==> flow/design.v <==
`timescale 1ns/100ps
module ALU (OPERAND1, OPERAND2, ALU_OP, ALU_RESULT, COMPARATOR);
    input [7:0] OPERAND1, OPERAND2;              
    input [2:0] ALU_OP;                          
    output reg [7:0] ALU_RESULT;                 
    output wire COMPARATOR;                      
    wire [7:0] TEMP_FWD, TEMP_ADD, TEMP_AND, TEMP_OR;  
    assign TEMP_FWD = OPERAND2;  
    assign TEMP_ADD = OPERAND1 + OPERAND2;  
    assign TEMP_AND = OPERAND1 & OPERAND2;  
    assign TEMP_OR =  OPERAND1 | OPERAND2;  
    always @ (*) 
    begin
        case (ALU_OP)
            3'b000: begin ALU_RESULT = TEMP_FWD; end
            3'b001: begin ALU_RESULT = TEMP_ADD; end
            3'b010: begin ALU_RESULT = TEMP_OR; end
            3'b011: begin ALU_RESULT = TEMP_AND; end
            default ALU_RESULT = 8'b0;
        endcase
    end
    assign COMPARATOR = ~(ALU_RESULT[0] | ALU_RESULT[1] | ALU_RESULT[2] | ALU_RESULT[3] | ALU_RESULT[4] | ALU_RESULT[5] |ALU_RESULT[6] | ALU_RESULT[7]);
endmodule
`timescale 1ns/100ps
module REG_file(REGWRITE, REGOUT1, REGOUT2, WRITEREG, READREG1, READREG2, WRITEENABLE, CLK, RESET);
input CLK, RESET, WRITEENABLE;                               
input [7:0] REGWRITE;                                        
input [2:0] WRITEREG, READREG1, READREG2;                    
output wire [7:0] REGOUT1, REGOUT2;                          
integer i;                                                   
reg [7:0] register_array [0:7];
always @ (posedge CLK) begin
    if(RESET) begin
        for(i=0; i<8; i=i+1) begin
            register_array[i] <= 8'd0;
        end
    end
    else if(WRITEENABLE) begin
        register_array[WRITEREG] <= REGWRITE;
    end
end   
assign REGOUT1 =  register_array[READREG1];
assign REGOUT2 =  register_array[READREG2];
endmodule
`timescale 1ns/100ps
module Control_unit(
    INSTRCT_ARRAY, newPC, PC, 
    IM_INPUT, PC_offset, 
    READREG1, READREG2, WRITEREG, ALU_OP, SHIFT_AMOUNT, 
    WRITEENABLE,  ImMUX_SELECT, InvtMUX_SELECT, jump_SELECT, BEQ_SELECT, BNE_SELECT, SELECT_32x1, 
    READENABLE_CACHE, WRITEENABLE_CACHE, CACHE_BUSYWAIT, RegFileInMUX_SEL, INSTRUCT_CACHE_BUSYWAIT, 
    CLK, RESET
);
input CLK, RESET, CACHE_BUSYWAIT, INSTRUCT_CACHE_BUSYWAIT;         
input [31:0] INSTRCT_ARRAY, newPC;                                 
output reg [31:0] PC;            
output reg [2:0]  ALU_OP;        
output reg [2:0] SELECT_32x1;    
output reg ImMUX_SELECT, InvtMUX_SELECT, jump_SELECT, BEQ_SELECT, BNE_SELECT, RegFileInMUX_SEL; 
output wire READENABLE_CACHE, WRITEENABLE_CACHE;   
output wire [2:0] READREG1, READREG2, WRITEREG, SHIFT_AMOUNT;
output wire  [7:0] IM_INPUT, PC_offset;   
output wire WRITEENABLE;                 
reg REG_WRITE, MEM_READ, MEM_WRITE;      
always @ (posedge CLK) begin
  if(RESET) begin
    PC <= 32'd0;
  end
  else if(!(CACHE_BUSYWAIT | INSTRUCT_CACHE_BUSYWAIT)) begin
    PC <= newPC;
  end
end
assign WRITEREG = INSTRCT_ARRAY[18:16];      
assign READREG1 = INSTRCT_ARRAY[10:8];       
assign READREG2 = INSTRCT_ARRAY[2:0];        
assign IM_INPUT = INSTRCT_ARRAY[7:0];        
assign PC_offset = INSTRCT_ARRAY[23:16];     
assign SHIFT_AMOUNT = INSTRCT_ARRAY[2:0];    
assign READENABLE_CACHE = MEM_READ & !INSTRUCT_CACHE_BUSYWAIT;
assign WRITEENABLE_CACHE = MEM_WRITE & !INSTRUCT_CACHE_BUSYWAIT;
assign WRITEENABLE = REG_WRITE & !(CACHE_BUSYWAIT | INSTRUCT_CACHE_BUSYWAIT);
always @ (*) begin
  ALU_OP = 3'b111;
  BNE_SELECT = 1'b0;
  BEQ_SELECT = 1'b0;
  jump_SELECT = 1'b0;
  InvtMUX_SELECT = 1'b0;
  ImMUX_SELECT = 1'b0;
  SELECT_32x1 = 3'b000;
  MEM_READ = 1'b0;
  MEM_WRITE = 1'b0;
  RegFileInMUX_SEL = 1'b0;
  REG_WRITE = 1'b0;
  case(INSTRCT_ARRAY[28:24])
    5'b00000: begin ALU_OP = 3'b000; REG_WRITE = 1'b1; end                                   
    5'b00001: begin ALU_OP = 3'b000; ImMUX_SELECT = 1'b1; REG_WRITE = 1'b1; end              
    5'b00010: begin ALU_OP = 3'b001; REG_WRITE = 1'b1; end                                   
    5'b00011: begin ALU_OP = 3'b001; InvtMUX_SELECT = 1'b1; REG_WRITE = 1'b1; end            
    5'b00100: begin ALU_OP = 3'b010; REG_WRITE = 1'b1; end                                   
    5'b00101: begin ALU_OP = 3'b011; REG_WRITE = 1'b1; end                                   
    5'b00110: begin jump_SELECT = 1'b1; end                                                  
    5'b00111: begin ALU_OP = 3'b001; BEQ_SELECT = 1'b1; InvtMUX_SELECT = 1'b1; end           
    5'b01000: begin ALU_OP = 3'b001; BNE_SELECT = 1'b1; InvtMUX_SELECT = 1'b1; end           
    5'b01001: begin SELECT_32x1 = 3'b001; REG_WRITE = 1'b1; end                              
    5'b01010: begin SELECT_32x1 = 3'b010; REG_WRITE = 1'b1; end                              
    5'b01011: begin SELECT_32x1 = 3'b011; REG_WRITE = 1'b1; end                              
    5'b01100: begin SELECT_32x1 = 3'b100; REG_WRITE = 1'b1; end                              
    5'b01101: begin ALU_OP = 3'b000; ImMUX_SELECT = 1'b1; MEM_READ = 1'b1; RegFileInMUX_SEL = 1'b1; REG_WRITE = 1'b1; end   
    5'b01110: begin ALU_OP = 3'b000; MEM_READ = 1'b1; RegFileInMUX_SEL = 1'b1; REG_WRITE = 1'b1; end                        
    5'b01111: begin ALU_OP = 3'b000; ImMUX_SELECT = 1'b1; MEM_WRITE = 1'b1; RegFileInMUX_SEL = 1'b1; end                    
    5'b10000: begin ALU_OP = 3'b000; MEM_WRITE = 1'b1; RegFileInMUX_SEL = 1'b1; end                                         
    default ;                                                                                
  endcase
end
endmodule
`timescale 1ns/100ps
module Inverter(INPUT, COMPLIMENT);
  input [7:0] INPUT;               
  output reg [7:0] COMPLIMENT;     
  always @ (*) begin
    COMPLIMENT = ~INPUT + 8'b00000001;
  end
endmodule
module Inverter_MUX(INPUT, INVRTD_INPUT, OUTPUT, InvtMUX_SELECT);
  input [7:0] INPUT, INVRTD_INPUT;         
  input InvtMUX_SELECT;                    
  output reg [7:0] OUTPUT;                 
  always @ (*) begin 
    if(InvtMUX_SELECT) begin OUTPUT = INVRTD_INPUT; end
    else begin OUTPUT = INPUT; end
  end
endmodule
module Immediate_MUX(IM_INPUT, INPUT, OUTPUT, ImMUX_SELECT);
  input [7:0] IM_INPUT, INPUT;           
  input ImMUX_SELECT;                    
  output reg [7:0] OUTPUT;               
  always @ (*) begin
    if(ImMUX_SELECT) begin OUTPUT = IM_INPUT; end
    else begin OUTPUT = INPUT; end
  end
endmodule
module PC_incrementer(PC, updatedPC);
  input [31:0] PC;
  output reg [31:0] updatedPC;    
  always @ (*) begin
    updatedPC = PC + 32'd4;
  end
endmodule
module PC_updater(updatedPC, PC_offset, offsettedPC);
  input [31:0] updatedPC;            
  input [7:0] PC_offset;             
  output reg [31:0] offsettedPC;     
  always @ (*) begin
    offsettedPC = updatedPC + {{24{PC_offset[7]}}, PC_offset, 2'b00};
  end
endmodule
module PC_MUX(updatedPC, offsettedPC, PC_SELECT, newPC);
  input [31:0] updatedPC, offsettedPC;         
  input PC_SELECT;                             
  output reg [31:0] newPC;                     
  always @ (*) begin
    if(PC_SELECT) begin
      newPC = offsettedPC;
    end
    else begin newPC = updatedPC; end
  end
endmodule
module SELECT_32x8_MUX(ALU_RESULT, LSL_SHIFTER_OUT, LSR_SHIFTER_OUT, ASR_SHIFTER_OUT, ROR_SHIFTER_OUT, SELECT_32x1, SELECT_32x1_MUXOUT);
  input [7:0] ALU_RESULT, LSL_SHIFTER_OUT, LSR_SHIFTER_OUT, ASR_SHIFTER_OUT, ROR_SHIFTER_OUT;    
  input [2:0] SELECT_32x1;                   
  output reg [7:0] SELECT_32x1_MUXOUT;       
  always @ (*) begin
    if(SELECT_32x1 == 3'b000) begin SELECT_32x1_MUXOUT = ALU_RESULT; end
    else if(SELECT_32x1 == 3'b001) begin SELECT_32x1_MUXOUT = LSL_SHIFTER_OUT; end
    else if(SELECT_32x1 == 3'b010) begin SELECT_32x1_MUXOUT = LSR_SHIFTER_OUT; end
    else if(SELECT_32x1 == 3'b011) begin SELECT_32x1_MUXOUT = ASR_SHIFTER_OUT; end
    else if(SELECT_32x1 == 3'b100) begin SELECT_32x1_MUXOUT = ROR_SHIFTER_OUT; end
    else begin SELECT_32x1_MUXOUT = ALU_RESULT; end
  end
endmodule
module REGIN_MUX(SELECT_32x1_MUXOUT, DataMem_READDATA, RegFileInMUX_SEL, REGWRITE_FINAL);
  input [7:0] SELECT_32x1_MUXOUT, DataMem_READDATA;    
  input RegFileInMUX_SEL;                              
  output reg [7:0] REGWRITE_FINAL;                     
  always @ (*) begin
    if(RegFileInMUX_SEL) begin
      REGWRITE_FINAL = DataMem_READDATA;
    end
    else begin
      REGWRITE_FINAL = SELECT_32x1_MUXOUT;
    end
  end
endmodule
`timescale 1ns/100ps
module MUX_2x1 (INPUT1, INPUT2, OUTPUT, SELECT );
    input INPUT1, INPUT2, SELECT;
    output wire OUTPUT;
    assign OUTPUT = (SELECT) ? INPUT1 : INPUT2;
endmodule
module barrelShifter_LSL( INPUT, SHIFTED_OUTPUT, SHIFT_AMOUNT);        
  input  [7:0] INPUT;                    
  output  [7:0] SHIFTED_OUTPUT;          
  input [2:0] SHIFT_AMOUNT;              
  wire [7:0] INTERIM_1,INTERIM_2;        
  MUX_2x1 MUX_C0R0 (1'b0,  INPUT[0], INTERIM_1[0], SHIFT_AMOUNT[0]); 
  MUX_2x1 MUX_C0R1 (INPUT[0], INPUT[1], INTERIM_1[1], SHIFT_AMOUNT[0]); 
  MUX_2x1 MUX_C0R2 (INPUT[1], INPUT[2], INTERIM_1[2], SHIFT_AMOUNT[0]); 
  MUX_2x1 MUX_C0R3 (INPUT[2], INPUT[3], INTERIM_1[3], SHIFT_AMOUNT[0]); 
  MUX_2x1 MUX_C0R4 (INPUT[3], INPUT[4], INTERIM_1[4], SHIFT_AMOUNT[0]); 
  MUX_2x1 MUX_C0R5 (INPUT[4], INPUT[5], INTERIM_1[5], SHIFT_AMOUNT[0]); 
  MUX_2x1 MUX_C0R6 (INPUT[5], INPUT[6], INTERIM_1[6], SHIFT_AMOUNT[0]); 
  MUX_2x1 MUX_C0R7 (INPUT[6], INPUT[7], INTERIM_1[7], SHIFT_AMOUNT[0]); 
  MUX_2x1 MUX_C1R0 (1'b0  , INTERIM_1[0], INTERIM_2[0], SHIFT_AMOUNT[1]); 
  MUX_2x1 MUX_C1R1 (1'b0  , INTERIM_1[1], INTERIM_2[1], SHIFT_AMOUNT[1]); 
  MUX_2x1 MUX_C1R2 (INTERIM_1[0], INTERIM_1[2], INTERIM_2[2], SHIFT_AMOUNT[1]); 
  MUX_2x1 MUX_C1R3 (INTERIM_1[1], INTERIM_1[3], INTERIM_2[3], SHIFT_AMOUNT[1]); 
  MUX_2x1 MUX_C1R4 (INTERIM_1[2], INTERIM_1[4], INTERIM_2[4], SHIFT_AMOUNT[1]); 
  MUX_2x1 MUX_C1R5 (INTERIM_1[3], INTERIM_1[5], INTERIM_2[5], SHIFT_AMOUNT[1]); 
  MUX_2x1 MUX_C1R6 (INTERIM_1[4], INTERIM_1[6], INTERIM_2[6], SHIFT_AMOUNT[1]); 
  MUX_2x1 MUX_C1R7 (INTERIM_1[5], INTERIM_1[7], INTERIM_2[7], SHIFT_AMOUNT[1]); 
  MUX_2x1 MUX_C2R0 (1'b0  , INTERIM_2[0], SHIFTED_OUTPUT[0], SHIFT_AMOUNT[2]); 
  MUX_2x1 MUX_C2R1 (1'b0  , INTERIM_2[1], SHIFTED_OUTPUT[1], SHIFT_AMOUNT[2]); 
  MUX_2x1 MUX_C2R2 (1'b0  , INTERIM_2[2], SHIFTED_OUTPUT[2], SHIFT_AMOUNT[2]); 
  MUX_2x1 MUX_C2R3 (1'b0  , INTERIM_2[3], SHIFTED_OUTPUT[3], SHIFT_AMOUNT[2]); 
  MUX_2x1 MUX_C2R4 (INTERIM_2[0], INTERIM_2[4], SHIFTED_OUTPUT[4], SHIFT_AMOUNT[2]); 
  MUX_2x1 MUX_C2R5 (INTERIM_2[1], INTERIM_2[5], SHIFTED_OUTPUT[5], SHIFT_AMOUNT[2]); 
  MUX_2x1 MUX_C2R6 (INTERIM_2[2], INTERIM_2[6], SHIFTED_OUTPUT[6], SHIFT_AMOUNT[2]); 
  MUX_2x1 MUX_C2R7 (INTERIM_2[3], INTERIM_2[7], SHIFTED_OUTPUT[7], SHIFT_AMOUNT[2]); 
endmodule
module barrelShifter_LSR( INPUT, SHIFTED_OUTPUT, SHIFT_AMOUNT);        
  input  [7:0] INPUT;                    
  output  [7:0] SHIFTED_OUTPUT;          
  input [2:0] SHIFT_AMOUNT;              
  wire [7:0] INTERIM_1,INTERIM_2;        
  MUX_2x1 MUX_C0R0 (1'b0,  INPUT[7], INTERIM_1[0], SHIFT_AMOUNT[0]); 
  MUX_2x1 MUX_C0R1 (INPUT[7], INPUT[6], INTERIM_1[1], SHIFT_AMOUNT[0]); 
  MUX_2x1 MUX_C0R2 (INPUT[6], INPUT[5], INTERIM_1[2], SHIFT_AMOUNT[0]); 
  MUX_2x1 MUX_C0R3 (INPUT[5], INPUT[4], INTERIM_1[3], SHIFT_AMOUNT[0]); 
  MUX_2x1 MUX_C0R4 (INPUT[4], INPUT[3], INTERIM_1[4], SHIFT_AMOUNT[0]); 
  MUX_2x1 MUX_C0R5 (INPUT[3], INPUT[2], INTERIM_1[5], SHIFT_AMOUNT[0]); 
  MUX_2x1 MUX_C0R6 (INPUT[2], INPUT[1], INTERIM_1[6], SHIFT_AMOUNT[0]); 
  MUX_2x1 MUX_C0R7 (INPUT[1], INPUT[0], INTERIM_1[7], SHIFT_AMOUNT[0]); 
  MUX_2x1 MUX_C1R0 (1'b0  , INTERIM_1[0], INTERIM_2[0], SHIFT_AMOUNT[1]); 
  MUX_2x1 MUX_C1R1 (1'b0  , INTERIM_1[1], INTERIM_2[1], SHIFT_AMOUNT[1]); 
  MUX_2x1 MUX_C1R2 (INTERIM_1[0], INTERIM_1[2], INTERIM_2[2], SHIFT_AMOUNT[1]); 
  MUX_2x1 MUX_C1R3 (INTERIM_1[1], INTERIM_1[3], INTERIM_2[3], SHIFT_AMOUNT[1]); 
  MUX_2x1 MUX_C1R4 (INTERIM_1[2], INTERIM_1[4], INTERIM_2[4], SHIFT_AMOUNT[1]); 
  MUX_2x1 MUX_C1R5 (INTERIM_1[3], INTERIM_1[5], INTERIM_2[5], SHIFT_AMOUNT[1]); 
  MUX_2x1 MUX_C1R6 (INTERIM_1[4], INTERIM_1[6], INTERIM_2[6], SHIFT_AMOUNT[1]); 
  MUX_2x1 MUX_C1R7 (INTERIM_1[5], INTERIM_1[7], INTERIM_2[7], SHIFT_AMOUNT[1]); 
  MUX_2x1 MUX_C2R0 (1'b0  , INTERIM_2[0], SHIFTED_OUTPUT[7], SHIFT_AMOUNT[2]); 
  MUX_2x1 MUX_C2R1 (1'b0  , INTERIM_2[1], SHIFTED_OUTPUT[6], SHIFT_AMOUNT[2]); 
  MUX_2x1 MUX_C2R2 (1'b0  , INTERIM_2[2], SHIFTED_OUTPUT[5], SHIFT_AMOUNT[2]); 
  MUX_2x1 MUX_C2R3 (1'b0  , INTERIM_2[3], SHIFTED_OUTPUT[4], SHIFT_AMOUNT[2]); 
  MUX_2x1 MUX_C2R4 (INTERIM_2[0], INTERIM_2[4], SHIFTED_OUTPUT[3], SHIFT_AMOUNT[2]); 
  MUX_2x1 MUX_C2R5 (INTERIM_2[1], INTERIM_2[5], SHIFTED_OUTPUT[2], SHIFT_AMOUNT[2]); 
  MUX_2x1 MUX_C2R6 (INTERIM_2[2], INTERIM_2[6], SHIFTED_OUTPUT[1], SHIFT_AMOUNT[2]); 
  MUX_2x1 MUX_C2R7 (INTERIM_2[3], INTERIM_2[7], SHIFTED_OUTPUT[0], SHIFT_AMOUNT[2]); 
endmodule
module barrelShifter_ASR( INPUT, SHIFTED_OUTPUT, SHIFT_AMOUNT);        
  input  [7:0] INPUT;                    
  output  [7:0] SHIFTED_OUTPUT;          
  input [2:0] SHIFT_AMOUNT;              
  wire [7:0] INTERIM_1,INTERIM_2;        
  MUX_2x1 MUX_C0R0 (INPUT[7],  INPUT[7], INTERIM_1[0], SHIFT_AMOUNT[0]); 
  MUX_2x1 MUX_C0R1 (INPUT[7], INPUT[6], INTERIM_1[1], SHIFT_AMOUNT[0]); 
  MUX_2x1 MUX_C0R2 (INPUT[6], INPUT[5], INTERIM_1[2], SHIFT_AMOUNT[0]); 
  MUX_2x1 MUX_C0R3 (INPUT[5], INPUT[4], INTERIM_1[3], SHIFT_AMOUNT[0]); 
  MUX_2x1 MUX_C0R4 (INPUT[4], INPUT[3], INTERIM_1[4], SHIFT_AMOUNT[0]); 
  MUX_2x1 MUX_C0R5 (INPUT[3], INPUT[2], INTERIM_1[5], SHIFT_AMOUNT[0]); 
  MUX_2x1 MUX_C0R6 (INPUT[2], INPUT[1], INTERIM_1[6], SHIFT_AMOUNT[0]); 
  MUX_2x1 MUX_C0R7 (INPUT[1], INPUT[0], INTERIM_1[7], SHIFT_AMOUNT[0]); 
  MUX_2x1 MUX_C1R0 (INPUT[7], INTERIM_1[0], INTERIM_2[0], SHIFT_AMOUNT[1]); 
  MUX_2x1 MUX_C1R1 (INPUT[7], INTERIM_1[1], INTERIM_2[1], SHIFT_AMOUNT[1]); 
  MUX_2x1 MUX_C1R2 (INTERIM_1[0], INTERIM_1[2], INTERIM_2[2], SHIFT_AMOUNT[1]); 
  MUX_2x1 MUX_C1R3 (INTERIM_1[1], INTERIM_1[3], INTERIM_2[3], SHIFT_AMOUNT[1]); 
  MUX_2x1 MUX_C1R4 (INTERIM_1[2], INTERIM_1[4], INTERIM_2[4], SHIFT_AMOUNT[1]); 
  MUX_2x1 MUX_C1R5 (INTERIM_1[3], INTERIM_1[5], INTERIM_2[5], SHIFT_AMOUNT[1]); 
  MUX_2x1 MUX_C1R6 (INTERIM_1[4], INTERIM_1[6], INTERIM_2[6], SHIFT_AMOUNT[1]); 
  MUX_2x1 MUX_C1R7 (INTERIM_1[5], INTERIM_1[7], INTERIM_2[7], SHIFT_AMOUNT[1]); 
  MUX_2x1 MUX_C2R0 (INPUT[7], INTERIM_2[0], SHIFTED_OUTPUT[7], SHIFT_AMOUNT[2]); 
  MUX_2x1 MUX_C2R1 (INPUT[7], INTERIM_2[1], SHIFTED_OUTPUT[6], SHIFT_AMOUNT[2]); 
  MUX_2x1 MUX_C2R2 (INPUT[7], INTERIM_2[2], SHIFTED_OUTPUT[5], SHIFT_AMOUNT[2]); 
  MUX_2x1 MUX_C2R3 (INPUT[7], INTERIM_2[3], SHIFTED_OUTPUT[4], SHIFT_AMOUNT[2]); 
  MUX_2x1 MUX_C2R4 (INTERIM_2[0], INTERIM_2[4], SHIFTED_OUTPUT[3], SHIFT_AMOUNT[2]); 
  MUX_2x1 MUX_C2R5 (INTERIM_2[1], INTERIM_2[5], SHIFTED_OUTPUT[2], SHIFT_AMOUNT[2]); 
  MUX_2x1 MUX_C2R6 (INTERIM_2[2], INTERIM_2[6], SHIFTED_OUTPUT[1], SHIFT_AMOUNT[2]); 
  MUX_2x1 MUX_C2R7 (INTERIM_2[3], INTERIM_2[7], SHIFTED_OUTPUT[0], SHIFT_AMOUNT[2]); 
endmodule
`timescale 1ns/100ps
module Rotate_Right(INPUT, SHIFTED_OUTPUT, SHIFT_AMOUNT);
    input [7:0] INPUT;                   
    input [2:0] SHIFT_AMOUNT;            
    output reg [7:0] SHIFTED_OUTPUT;     
    always @ (*) begin
      case(SHIFT_AMOUNT)
        3'b000: begin SHIFTED_OUTPUT = INPUT; end
        3'b001: begin SHIFTED_OUTPUT = {INPUT[0], INPUT[7:1]}; end
        3'b010: begin SHIFTED_OUTPUT = {INPUT[1:0], INPUT[7:2]}; end
        3'b011: begin SHIFTED_OUTPUT = {INPUT[2:0], INPUT[7:3]}; end
        3'b100: begin SHIFTED_OUTPUT = {INPUT[3:0], INPUT[7:4]}; end
        3'b101: begin SHIFTED_OUTPUT = {INPUT[4:0], INPUT[7:5]}; end
        3'b110: begin SHIFTED_OUTPUT = {INPUT[5:0], INPUT[7:6]}; end
        3'b111: begin SHIFTED_OUTPUT = {INPUT[6:0], INPUT[7]}; end
      endcase
    end
endmodule
`timescale 1ns/100ps
module CPU(PC, INSTRCT_ARRAY, CLK, RESET, READENABLE_CACHE, WRITEENABLE_CACHE, ALU_RESULT, REGOUT1, CACHE_READDATA, CACHE_BUSYWAIT, INSTRUCT_CACHE_BUSYWAIT,
           RET_VALID, RF_WE, RF_WADDR, RF_WDATA);
    input [31:0] INSTRCT_ARRAY;                                          
    input CLK, RESET, CACHE_BUSYWAIT, INSTRUCT_CACHE_BUSYWAIT;           
    input [7:0] CACHE_READDATA;                                          
    output [31:0] PC;                    
    output wire READENABLE_CACHE, WRITEENABLE_CACHE;   
    output wire [7:0] ALU_RESULT, REGOUT1;             
    output wire RET_VALID, RF_WE;
    output wire [2:0] RF_WADDR;
    output wire [7:0] RF_WDATA;
    wire [7:0]   REGOUT2, OPERAND1, OPERAND2,   REGWRITE_FINAL;    
    wire [7:0] SHIFT_LSL, SHIFT_LSR, SHIFT_ASR, SHIFT_ROR, LSL_SHIFTER_OUT, LSR_SHIFTER_OUT, ASR_SHIFTER_OUT, ROR_SHIFTER_OUT;
    wire [7:0] COMPLIMENT, Inverter_MUX_OUT, IM_INPUT, PC_offset;
    wire [7:0] SELECT_32x1_MUXOUT;       
    wire [2:0] READREG1, READREG2, WRITEREG, ALU_OP, SHIFT_AMOUNT;
    wire [2:0] SELECT_32x1;                
    wire WRITEENABLE, bneAND_OUT, InvtMUX_SELECT, ImMUX_SELECT, PC_SELECT, COMPARATOR, beqAND_OUT, jump_SELECT, BEQ_SELECT, BNE_SELECT;
    wire RegFileInMUX_SEL;          
    wire [31:0] updatedPC, offsettedPC, newPC;     
    assign SHIFT_LSL = REGOUT1;   
    assign SHIFT_LSR = REGOUT1;   
    assign SHIFT_ASR = REGOUT1;   
    assign  SHIFT_ROR = REGOUT1;     
    PC_incrementer myPC_Incrementer(PC, updatedPC);
    PC_updater myPC_updater(updatedPC, PC_offset, offsettedPC);
    PC_MUX myPC_MUX(updatedPC, offsettedPC, PC_SELECT, newPC);
    Control_unit myControl_unit(
        INSTRCT_ARRAY, newPC, PC, 
        IM_INPUT, PC_offset, 
        READREG1, READREG2, WRITEREG, ALU_OP, SHIFT_AMOUNT, 
        WRITEENABLE,  ImMUX_SELECT, InvtMUX_SELECT, jump_SELECT, BEQ_SELECT, BNE_SELECT, SELECT_32x1, 
        READENABLE_CACHE, WRITEENABLE_CACHE, CACHE_BUSYWAIT, RegFileInMUX_SEL, INSTRUCT_CACHE_BUSYWAIT, 
        CLK, RESET );
    REG_file myREG_file(REGWRITE_FINAL, REGOUT1, REGOUT2, WRITEREG, READREG1, READREG2, WRITEENABLE, CLK, RESET);
    Inverter myInverter(REGOUT2, COMPLIMENT);
    Inverter_MUX myInverter_MUX(REGOUT2, COMPLIMENT, Inverter_MUX_OUT, InvtMUX_SELECT);
    Immediate_MUX myImmediate_MUX(IM_INPUT, Inverter_MUX_OUT, OPERAND2, ImMUX_SELECT); 
    barrelShifter_LSL myBarrelShifter_LSL(SHIFT_LSL, LSL_SHIFTER_OUT, SHIFT_AMOUNT);
    barrelShifter_LSR myBarrelShifter_LSR(SHIFT_LSR, LSR_SHIFTER_OUT, SHIFT_AMOUNT);
    barrelShifter_ASR myBarrelShifter_ASR(SHIFT_ASR, ASR_SHIFTER_OUT, SHIFT_AMOUNT);
    Rotate_Right myRotate_Right(SHIFT_ROR, ROR_SHIFTER_OUT, SHIFT_AMOUNT);
    ALU myALU(REGOUT1, OPERAND2, ALU_OP, ALU_RESULT, COMPARATOR);
    SELECT_32x8_MUX mySELECT_32x8_MUX(ALU_RESULT, LSL_SHIFTER_OUT, LSR_SHIFTER_OUT, ASR_SHIFTER_OUT, ROR_SHIFTER_OUT, SELECT_32x1, SELECT_32x1_MUXOUT);
    REGIN_MUX myREGIN_MUX(SELECT_32x1_MUXOUT, CACHE_READDATA, RegFileInMUX_SEL, REGWRITE_FINAL);
    and myAND_BEQ(beqAND_OUT, COMPARATOR, BEQ_SELECT);
    and myAND_BNE(bneAND_OUT, ~COMPARATOR, BNE_SELECT); 
    or myOR(PC_SELECT, beqAND_OUT, bneAND_OUT, jump_SELECT);
    assign RET_VALID = !(CACHE_BUSYWAIT | INSTRUCT_CACHE_BUSYWAIT);
    assign RF_WE = WRITEENABLE;
    assign RF_WADDR = WRITEREG;
    assign RF_WDATA = REGWRITE_FINAL;
endmodule
`timescale 1ns/100ps
module Cache_Controller(ADDRESS, CACHE_WRITEDATA, MEM_READDATA, MEM_BUSYWAIT, READENABLE_CACHE, WRITEENABLE_CACHE,
                        MEM_ADDRESS, MEM_WRITEDATA, READENABLE_MEM, WRITEENABLE_MEM, CACHE_BUSYWAIT, CACHE_READDATA,
                        CLK, RESET);
    input CLK, RESET;
    input READENABLE_CACHE, WRITEENABLE_CACHE, MEM_BUSYWAIT;
    input [7:0] CACHE_WRITEDATA, ADDRESS;
    input [31:0] MEM_READDATA;
    output wire CACHE_BUSYWAIT ; 
    output reg READENABLE_MEM, WRITEENABLE_MEM;
    output reg [7:0] CACHE_READDATA;
    output reg [31:0] MEM_WRITEDATA;
    output reg [5:0] MEM_ADDRESS;
    wire Cache_HIT;                      
    reg [31:0] Cache_table [7:0];        
    reg [2:0] Tag_array [7:0];           
    reg [7:0] ValidBit_array;            
    reg [7:0] DirtyBit_array;            
    wire [2:0] TAG;
    wire VALID, DIRTY;
    assign TAG = Tag_array[ADDRESS[4:2]];             
    assign VALID = ValidBit_array[ADDRESS[4:2]];      
    assign DIRTY = DirtyBit_array[ADDRESS[4:2]];      
    assign Cache_HIT = (TAG == ADDRESS[7:5] && VALID) ? 1'b1 : 1'b0;
    assign CACHE_BUSYWAIT = (READENABLE_CACHE || WRITEENABLE_CACHE) && !Cache_HIT;
    always @ (*) begin
        case(ADDRESS[1:0])
            2'b00: begin CACHE_READDATA = Cache_table[ADDRESS[4:2]][7:0]; end
            2'b01: begin CACHE_READDATA = Cache_table[ADDRESS[4:2]][15:8]; end
            2'b10: begin CACHE_READDATA = Cache_table[ADDRESS[4:2]][23:16]; end
            default: begin CACHE_READDATA = Cache_table[ADDRESS[4:2]][31:24]; end
        endcase
    end  
    parameter IDLE = 2'b00, MEM_READ = 2'b01, MEM_WRITEBACK = 2'b10;
    reg [1:0] state, next_state;
    always @ (*)
    begin
        case (state)
            IDLE:
                if((READENABLE_CACHE || WRITEENABLE_CACHE) && !DIRTY && !Cache_HIT)  
                    next_state = MEM_READ;
                else if((READENABLE_CACHE || WRITEENABLE_CACHE) && DIRTY && !Cache_HIT)
                    next_state = MEM_WRITEBACK;
                else
                    next_state = IDLE;
            MEM_READ:
                if (!MEM_BUSYWAIT)
                    next_state = IDLE;
                else  
                    next_state = MEM_READ;
            MEM_WRITEBACK:
                if(!MEM_BUSYWAIT)
                    next_state = MEM_READ;
                else
                    next_state = MEM_WRITEBACK;
            default:
                next_state = IDLE;
        endcase
    end
    always @ (*)
    begin
        case(state)
            MEM_READ: 
            begin
                READENABLE_MEM = 1'b1;                       
                WRITEENABLE_MEM = 1'b0;                      
                MEM_ADDRESS = ADDRESS[7:2];                  
                MEM_WRITEDATA = 32'd0;
            end
            MEM_WRITEBACK:
            begin
                READENABLE_MEM = 1'b0;                       
                WRITEENABLE_MEM = 1'b1;                      
                MEM_ADDRESS = {TAG, ADDRESS[4:2]};           
                MEM_WRITEDATA = Cache_table[ADDRESS[4:2]];   
            end
            default:
            begin
                READENABLE_MEM = 1'b0;                       
                WRITEENABLE_MEM = 1'b0;                      
                MEM_ADDRESS = 6'd0;
                MEM_WRITEDATA = 32'd0;
            end
        endcase
    end
    always @(posedge CLK)
    begin
        if(RESET) begin
            state <= IDLE;
            ValidBit_array <= 8'd0;
            DirtyBit_array <= 8'd0;
        end
        else begin
            state <= next_state;
            if(state == IDLE && Cache_HIT && WRITEENABLE_CACHE)
                DirtyBit_array[ADDRESS[4:2]] <= 1'b1;
            if(state == MEM_READ && !MEM_BUSYWAIT) begin
                DirtyBit_array[ADDRESS[4:2]] <= 1'b0;
                ValidBit_array[ADDRESS[4:2]] <= 1'b1;
            end
        end
    end
    always @(posedge CLK)
    begin
        if(!RESET) begin
            if(state == IDLE && Cache_HIT && WRITEENABLE_CACHE) begin
                case(ADDRESS[1:0])
                    2'b11: begin Cache_table[ADDRESS[4:2]][31:24] <= CACHE_WRITEDATA; end
                    2'b10: begin Cache_table[ADDRESS[4:2]][23:16] <= CACHE_WRITEDATA; end
                    2'b01: begin Cache_table[ADDRESS[4:2]][15:8] <= CACHE_WRITEDATA; end
                    default: begin Cache_table[ADDRESS[4:2]][7:0] <= CACHE_WRITEDATA; end
                endcase
            end
            if(state == MEM_READ && !MEM_BUSYWAIT) begin
                Cache_table[ADDRESS[4:2]] <= MEM_READDATA;
                Tag_array[ADDRESS[4:2]] <= ADDRESS[7:5];
            end
        end
    end
endmodule
`timescale 1ns/100ps
module Instruct_Cache_Controller(INSTRUCT_ADDRESS, INSTRUCT_MEM_BUSYWAIT, INSTRUCT_MEM_READDATA, INSTRUCT_CACHE_BUSYWAIT, INSTRUCT_MEM_READENABLE, INSTRUCTION, INSTRUCT_MEM_ADDRESS, CLK, RESET);
    input CLK, RESET;
    input INSTRUCT_MEM_BUSYWAIT; 
    input [9:0] INSTRUCT_ADDRESS;
    input [127:0] INSTRUCT_MEM_READDATA;
    output wire INSTRUCT_CACHE_BUSYWAIT;
    output reg INSTRUCT_MEM_READENABLE;
    output reg [31:0] INSTRUCTION;
    output reg [5:0] INSTRUCT_MEM_ADDRESS;
    wire Cache_HIT;                     
    reg [127:0] Cache_table [7:0];        
    reg [2:0] Tag_array [7:0];           
    reg [7:0] ValidBit_array;            
    wire [2:0] TAG;
    wire VALID;
    assign TAG = Tag_array[INSTRUCT_ADDRESS[6:4]];             
    assign VALID = ValidBit_array[INSTRUCT_ADDRESS[6:4]];      
    assign Cache_HIT = (TAG == INSTRUCT_ADDRESS[9:7] && VALID) ? 1'b1 : 1'b0;
    assign INSTRUCT_CACHE_BUSYWAIT = !Cache_HIT;
    always @ (*) begin
        case(INSTRUCT_ADDRESS[3:2])
            2'b00: begin INSTRUCTION = Cache_table[INSTRUCT_ADDRESS[6:4]][31:0]; end
            2'b01: begin INSTRUCTION = Cache_table[INSTRUCT_ADDRESS[6:4]][63:32]; end
            2'b10: begin INSTRUCTION = Cache_table[INSTRUCT_ADDRESS[6:4]][95:64]; end
            default: begin INSTRUCTION = Cache_table[INSTRUCT_ADDRESS[6:4]][127:96]; end
        endcase
    end  
    always @ (posedge CLK) begin
        if(RESET) begin
            ValidBit_array <= 8'd0;
            INSTRUCT_MEM_READENABLE <= 1'b0;
            INSTRUCT_MEM_ADDRESS <= 6'd0;
        end
        else if(INSTRUCT_MEM_READENABLE) begin
            if(!INSTRUCT_MEM_BUSYWAIT) begin
                ValidBit_array[INSTRUCT_ADDRESS[6:4]] <= 1'b1;                   
                INSTRUCT_MEM_READENABLE <= 1'b0;                                 
            end
        end
        else if(!Cache_HIT) begin
            INSTRUCT_MEM_READENABLE <= 1'b1;
            INSTRUCT_MEM_ADDRESS <= INSTRUCT_ADDRESS[9:4];
        end
    end
    always @ (posedge CLK) begin
        if(!RESET && INSTRUCT_MEM_READENABLE && !INSTRUCT_MEM_BUSYWAIT) begin
            Cache_table[INSTRUCT_ADDRESS[6:4]] <= INSTRUCT_MEM_READDATA;    
            Tag_array[INSTRUCT_ADDRESS[6:4]] <= INSTRUCT_ADDRESS[9:7];      
        end
    end
endmodule
`timescale 1ns/100ps
module cpu_system(
    input          clk,
    input          reset,
    output         imem_read,
    output [5:0]   imem_addr,
    input  [127:0] imem_rdata,
    input          imem_busywait,
    output         dmem_read,
    output         dmem_write,
    output [5:0]   dmem_addr,
    output [31:0]  dmem_wdata,
    input  [31:0]  dmem_rdata,
    input          dmem_busywait,
    output         ret_valid,
    output [31:0]  ret_pc,
    output         ret_rf_we,
    output [2:0]   ret_rf_waddr,
    output [7:0]   ret_rf_wdata
);
    wire [31:0] PC, INSTRUCTION;
    wire [7:0] ALU_RESULT, REGOUT1, CACHE_READDATA;
    wire READENABLE_CACHE, WRITEENABLE_CACHE, CACHE_BUSYWAIT, INSTRUCT_CACHE_BUSYWAIT;
    CPU myCPU(PC, INSTRUCTION, clk, reset, READENABLE_CACHE, WRITEENABLE_CACHE, ALU_RESULT, REGOUT1, CACHE_READDATA, CACHE_BUSYWAIT, INSTRUCT_CACHE_BUSYWAIT,
              ret_valid, ret_rf_we, ret_rf_waddr, ret_rf_wdata);
    Instruct_Cache_Controller myInstruct_Cache_Controller(PC[9:0], imem_busywait, imem_rdata, INSTRUCT_CACHE_BUSYWAIT, imem_read, INSTRUCTION, imem_addr, clk, reset);
    Cache_Controller myCache_Controller(ALU_RESULT, REGOUT1, dmem_rdata, dmem_busywait, READENABLE_CACHE, WRITEENABLE_CACHE,
                                        dmem_addr, dmem_wdata, dmem_read, dmem_write, CACHE_BUSYWAIT, CACHE_READDATA,
                                        clk, reset);
    assign ret_pc = PC;
endmodule
# Step by step through the tools: cpu_system
# The steps from the RTL of cpu_system to its reports follow in flow order.
# Line numbers count from 1 in the design file above.
# Operators carry their Yosys type and port widths (W data, S select, Z words).
# Cell names lack the library's common part.
# The mark -- stands for no value.
[setup]
top = "cpu_system"
clock_port = "clk"
cell_library = "sky130hd"
lib_corner = "tt_025C_1v80"

# Word-level counts
# Yosys after proc, flatten, opt, wreduce and memory -nomap, before mapping. Print and check cells are not counted.
# Memory sizes are those after Yosys's memory passes, which may raise the word count (mostly to a power of two), join words into wider ones and drop unused or constant bits.
[op_classes]
eq_ne = 23
n_mux = 137
logic = 36
n_shift = 6
reduce_logical = 29
n_addsub = 6
[op_table]
columns = ["cell", "count"]
rows = [
  ["$mux W32", 16],
  ["$mux W8", 17],
  ["$mux W128", 1],
  ["$pmux W29 S3", 1],
  ["$mux W1", 82],
  ["$pmux W8 S8", 1],
  ["$and A8 B8 Y8", 5],
  ["$or A8 B8 Y8", 5],
  ["$mux W3", 12],
  ["$add A32 B3 Y32 const B", 1],
  ["$add A32 B32 Y32", 1],
  ["$pmux W8 S4", 1],
  ["$shift A1 B4 Y8 const A", 3],
  ["$shiftx A8 B3 Y1", 3],
  ["$not A8 Y8", 3],
  ["$pmux W8 S3", 1],
  ["$eq A3 B2 Y1 const B", 6],
  ["$eq A3 B3 Y1 const B", 5],
  ["$or A1 B1 Y1", 14],
  ["$logic_and A1 B1 Y1", 12],
  ["$pmux W6 S2", 1],
  ["$eq A3 B1 Y1 const B", 3],
  ["$logic_not A3 Y1", 3],
  ["$eq A2 B2 Y1 const B", 4],
  ["$neg A3 Y4", 2],
  ["$add A8 B1 Y8 const B", 1],
  ["$add A8 B8 Y8", 1],
  ["$logic_not A1 Y1", 7],
]
# Not listed: further kinds 10, cells in them 25.
[bits]
memories = 6
romBits = 480
register_bits = 65
ram_bits = 1392
elab_cells = 250
input_bits = 164
[mem_list]
columns = ["name", "words", "word_bits", "line_no", "rtl"]
rows = [
  ["myInstruct_Cache_Controller.Cache_table", 8, 128, 493, "reg [127:0] Cache_table [7:0];"],
  ["(name not given)", 32, 15, 94, "case(INSTRCT_ARRAY[28:24])"],
  ["myCache_Controller.Cache_table", 8, 32, 376, "reg [31:0] Cache_table [7:0];"],
  ["myCPU.myREG_file.register_array", 8, 8, 31, "reg [7:0] register_array [0:7];"],
  ["myCache_Controller.Tag_array", 8, 3, 377, "reg [2:0] Tag_array [7:0];"],
  ["myInstruct_Cache_Controller.Tag_array", 8, 3, 494, "reg [2:0] Tag_array [7:0];"],
]

# Longest topological paths
# Yosys ltp: most cells in a row. Word level: on the elaborated netlist, between registers, memories and ports. Mapped: between sequential cells and ports; inverters and the memories' decode and read muxes count.
[depth]
ltp_word = 20
ABC_AREA = 0
ltp_mapped = 37
ltp_nobuf = 33

# Netlist
# Yosys stat after the flow's synthesis: flattened, memories mapped to cells. It holds for the ABC_AREA given above (unset counts as 0); a run with the other value may have another netlist.
[types]
columns = ["cell", "count", "type_area_um2"]
rows = [
  ["edfxtp_1", 1136, 3.41E+04],
  ["mux4_2", 189, 4.26E+03],
  ["mux2i_1", 193, 1.93E+03],
  ["nand2_1", 449, 1.69E+03],
  ["dfxtp_1", 67, 1.34E+03],
  ["ha_1", 64, 800.768],
  ["nor2_1", 175, 656.88],
  ["a21oi_1", 125, 625.6],
  ["nand3_1", 87, 435.418],
  ["xnor2_1", 44, 385.37],
  ["nor4_1", 60, 375.36],
  ["mux2_2", 33, 371.606],
  ["a211oi_1", 47, 352.838],
  ["o21ai_0", 63, 315.302],
  ["clkbuf_1", 75, 281.52],
  ["nor3_1", 56, 280.269],
  ["buf_2", 52, 260.25],
  ["and3_1", 37, 231.472],
]
# Not listed: further types 99, cells in them 635.
[mapped]
seqArea_mm2 = 0.035454
yosys_area_mm2 = 0.0536452
ffs = 1203
cells = 3587
# By module: a second synthesis without flattening, with its own total; a netlist apart from the flattened one above.
[unflattened]
cells_unflattened = 4307
area_unflattened_mm2 = 0.0646708
# Each row is one instance without its submodules.
[modules]
columns = ["module", "area_mm2", "n_inst", "seq_area_mm2", "n_cells"]
rows = [
  ["Instruct_Cache_Controller", 0.040415, 1, 0.0317705, 2281],
  ["Cache_Controller", 0.0126972, 1, 0.0087884, 826],
  ["REG_file", 0.0035259, 1, 0.0019218, 222],
  ["Control_unit", 0.0016603, 1, 0.0006406, 217],
  ["PC_updater", 0.001564, 1, 0, 218],
  ["MUX_2x1", 0.000015, 72, 0, 1],
  ["ALU", 0.0008621, 1, 0, 117],
  ["PC_incrementer", 0.0006206, 1, 0, 88],
  ["SELECT_32x8_MUX", 0.0006193, 1, 0, 94],
  ["PC_MUX", 0.0005443, 1, 0, 36],
  ["Rotate_Right", 0.000523, 1, 0, 86],
  ["Inverter", 0.0001376, 1, 0, 18],
  ["Immediate_MUX", 0.0001314, 1, 0, 9],
  ["Inverter_MUX", 0.0001314, 1, 0, 9],
]
# Modules not listed: 6.

# Path before layout
# Source: OpenSTA report_checks on the synthesized netlist (no wires, ideal clock, input and output delay 20% of the period each), path of least setup slack; recovery checks are left aside. Register names are those of the netlist, which keeps one name where synthesis merged equal registers.
[synth_path]
kind = "input port to flip-flop"
start = "in reset"
end = "mem myInstruct_Cache_Controller.Cache_table[1][0]"
setup_time_ns = 0.678
clock_period_ns = 10.0
input_delay_ns = 2.000
path_slack_ns = 0.170
arrival_ns = 9.153
required_time_ns = 9.322
delay_ns = 7.831
path_stages = 4
n_path_buf = 1
synth_period_reached_ns = 9.83
# "delay_ns" = arrival - input delay + setup time.
# "path_stages": output pins that drive a net of the path, with the launching flip-flop's if there is one; two outputs of one cell count as two.
# "synth_period_reached_ns" = period - worst setup slack (recovery checks aside). The figure is calculated, with input and output delays left at 20% of the set period.
# The rows between start and end are the longest chain of elaborated cells between them; the timing report does not say that the signal goes this way. Where chains are equally long, one stands for them.
# A line is the first line of the expression or statement that the cell stems from. Yosys adds cells for indexed reads and writes and turns some case tables into memories.
# Only ways into the end's enable, where the timed path ends, are counted here.
[synth_via]
path_cell_list = "clkbuf_1 -> nor2_1 -> nand2_1 -> nor3_1"
elab_chain_cells = 4
[synth_lines]
columns = ["element", "line_no", "rtl"]
rows = [
  ["start: declaration", 537, "input          reset,"],
  ["$logic_not A1 Y1", 528, "if(!RESET && INSTRUCT_MEM_READENABLE && !INSTRUCT_MEM_BUSYWAIT) begin"],
  ["$logic_and A1 B1 Y1 (2 in a row)", 528, ""],
  ["$mux W3", 528, ""],
  ["end: declaration", 493, "reg [127:0] Cache_table [7:0];"],
]

# Worst path after layout
# Path of least setup slack in the final report of entry A (OpenROAD, finished layout, wires in). Where an end is a register, its clock arrival counts in the times.
[layout_path]
kind = "flip-flop to output port"
start = "reg (no name shown)"
end = "out ret_rf_wdata[7]"
clock_period_ns = 9.72
arrival_ns = 7.54
n_path_buf = 9
required_time_ns = 7.78
path_slack_ns = 0.24
path_stages = 34
[layout_via]
path_cell_list = "dfxtp_4 -> buf_12 -> buf_6 -> mux4_2 -> a22oi_2 -> buf_4 -> a32oi_4 -> mux2i_2 -> mux4_2 -> ha_4 -> or2_1 -> o21a_1 -> o221ai_2 -> inv_2 -> ha_4 -> nor2b_4 -> o21ai_2 -> nand2b_1 -> xor2_1 -> nand3_1 -> o221a_4 -> o21ai_4 -> buf_12 -> buf_12 -> buf_8 -> mux2_4 -> a221o_1 -> a222oi_1 -> buf_4 -> nand2_2 -> a21oi_2 -> a221oi_2 -> buf_4 -> buf_6"
[layout_lines]
columns = ["element", "line_no", "rtl"]
rows = [
  ["end: declaration", 552, "output [7:0]   ret_rf_wdata"],
]
# Chain of elaborated cells between the ends: none given.

# Below are 5 stored runs of the flow (Yosys, OpenROAD; platform sky130hd) on cpu_system, each with its settings and what was measured, unordered. Constraints: input delay and output delay 20% of the set period each, output load 0.01 pF.
# "period_less_ws_ns": clock period set for the run, less the worst setup slack. It is reckoned from that one timing run; input and output delays stay at 20% of the period that was set.
# By "timing.worst_path_ns" is meant the share of the clock period that the worst setup path is allowed (20% is reserved at inputs, 20% at outputs), minus its slack. Clock arrival times at its registers enter into it.

[[run]]
name = "entry A"
[run.settings]
CORE_UTILIZATION = 40
SETUP_SLACK_MARGIN = 2.52
period_ns = 9.72
CAP_MARGIN = 20
CORE_MARGIN = 2
SLEW_MARGIN = 20
[run.results]
yosys.chip_area_mm2 = 0.0536452
finalUtil_frac = 0.512
ws_hold_ns = 0.470
setup_tns_ns = 0.000
die_area_mm2 = 0.137059
final_stdcell_area_mm2 = 0.0682455
final_setup_ws_ns = 0.239
period_less_ws_ns = 9.481
timing.worst_path_ns = 7.54
critical_path_type = "flip-flop to output port"

[[run]]
name = "entry B"
[run.settings]
ABC_AREA = 1
CAP_MARGIN = 10
CORE_UTILIZATION = 68
GPL_TIMING_DRIVEN = 0
PLACE_DENSITY_LB_ADDON = 0.16
SLEW_MARGIN = 10
TNS_END_PERCENT = 25
period_ns = 5.6
CORE_MARGIN = 2
[run.results]
yosys.chip_area_mm2 = 0.05606
finalUtil_frac = 0.843
ws_hold_ns = 0.451
setup_tns_ns = -614.868
die_area_mm2 = 0.0847538
final_stdcell_area_mm2 = 0.0689586
final_setup_ws_ns = -2.318
period_less_ws_ns = 7.918
timing.worst_path_ns = 6.80
critical_path_type = "flip-flop to output port"

[[run]]
name = "entry C"
[run.settings]
ABC_AREA = 1
CELL_PAD_IN_SITES_DETAIL_PLACEMENT = 1
CELL_PAD_IN_SITES_GLOBAL_PLACEMENT = 3
CORE_MARGIN = 7
CORE_UTILIZATION = 42
CTS_CLUSTER_SIZE = 34
GPL_ROUTABILITY_DRIVEN = 0
GPL_TIMING_DRIVEN = 0
HOLD_SLACK_MARGIN = 0.05
MAX_ROUTING_LAYER = "met4"
MIN_ROUTING_LAYER = "met2"
PLACE_DENSITY = 0.94
SETUP_SLACK_MARGIN = 4.09
TNS_END_PERCENT = 70
period_ns = 15.1
CAP_MARGIN = 20
SLEW_MARGIN = 20
[run.results]
yosys.chip_area_mm2 = 0.05606
finalUtil_frac = 0.511
ws_hold_ns = 0.443
setup_tns_ns = 0.000
die_area_mm2 = 0.143903
final_stdcell_area_mm2 = 0.0674497
final_setup_ws_ns = 4.276
period_less_ws_ns = 10.824
timing.worst_path_ns = 7.80
critical_path_type = "flip-flop to output port"

[[run]]
name = "entry D"
[run.settings]
CELL_PAD_IN_SITES_GLOBAL_PLACEMENT = 1
CORE_UTILIZATION = 46
CTS_CLUSTER_SIZE = 34
GPL_ROUTABILITY_DRIVEN = 0
MIN_ROUTING_LAYER = "met1"
PLACE_DENSITY = 0.61
period_ns = 15.1
CAP_MARGIN = 20
CORE_MARGIN = 2
SLEW_MARGIN = 20
[run.results]
yosys.chip_area_mm2 = 0.0536452
finalUtil_frac = 0.534
ws_hold_ns = 0.466
setup_tns_ns = 0.000
die_area_mm2 = 0.119367
final_stdcell_area_mm2 = 0.0618356
final_setup_ws_ns = 1.458
period_less_ws_ns = 13.642
timing.worst_path_ns = 10.62
critical_path_type = "flip-flop to output port"

[[run]]
name = "entry E"
[run.settings]
ABC_AREA = 1
CELL_PAD_IN_SITES_DETAIL_PLACEMENT = 2
CELL_PAD_IN_SITES_GLOBAL_PLACEMENT = 3
CORE_ASPECT_RATIO = 0.98
CORE_MARGIN = 3
CORE_UTILIZATION = 42
CTS_CLUSTER_DIAMETER = 222
CTS_CLUSTER_SIZE = 34
GPL_ROUTABILITY_DRIVEN = 0
GPL_TIMING_DRIVEN = 0
HOLD_SLACK_MARGIN = 0.05
MAX_ROUTING_LAYER = "met4"
MIN_ROUTING_LAYER = "met2"
PLACE_DENSITY = 0.94
SETUP_SLACK_MARGIN = 4.09
SLEW_MARGIN = 25
TNS_END_PERCENT = 70
period_ns = 15.1
CAP_MARGIN = 20
[run.results]
yosys.chip_area_mm2 = 0.05606
finalUtil_frac = 0.488
ws_hold_ns = 0.460
setup_tns_ns = 0.000
die_area_mm2 = 0.137896
final_stdcell_area_mm2 = 0.0645119
final_setup_ws_ns = 4.028
period_less_ws_ns = 11.072
timing.worst_path_ns = 8.05
critical_path_type = "flip-flop to output port"
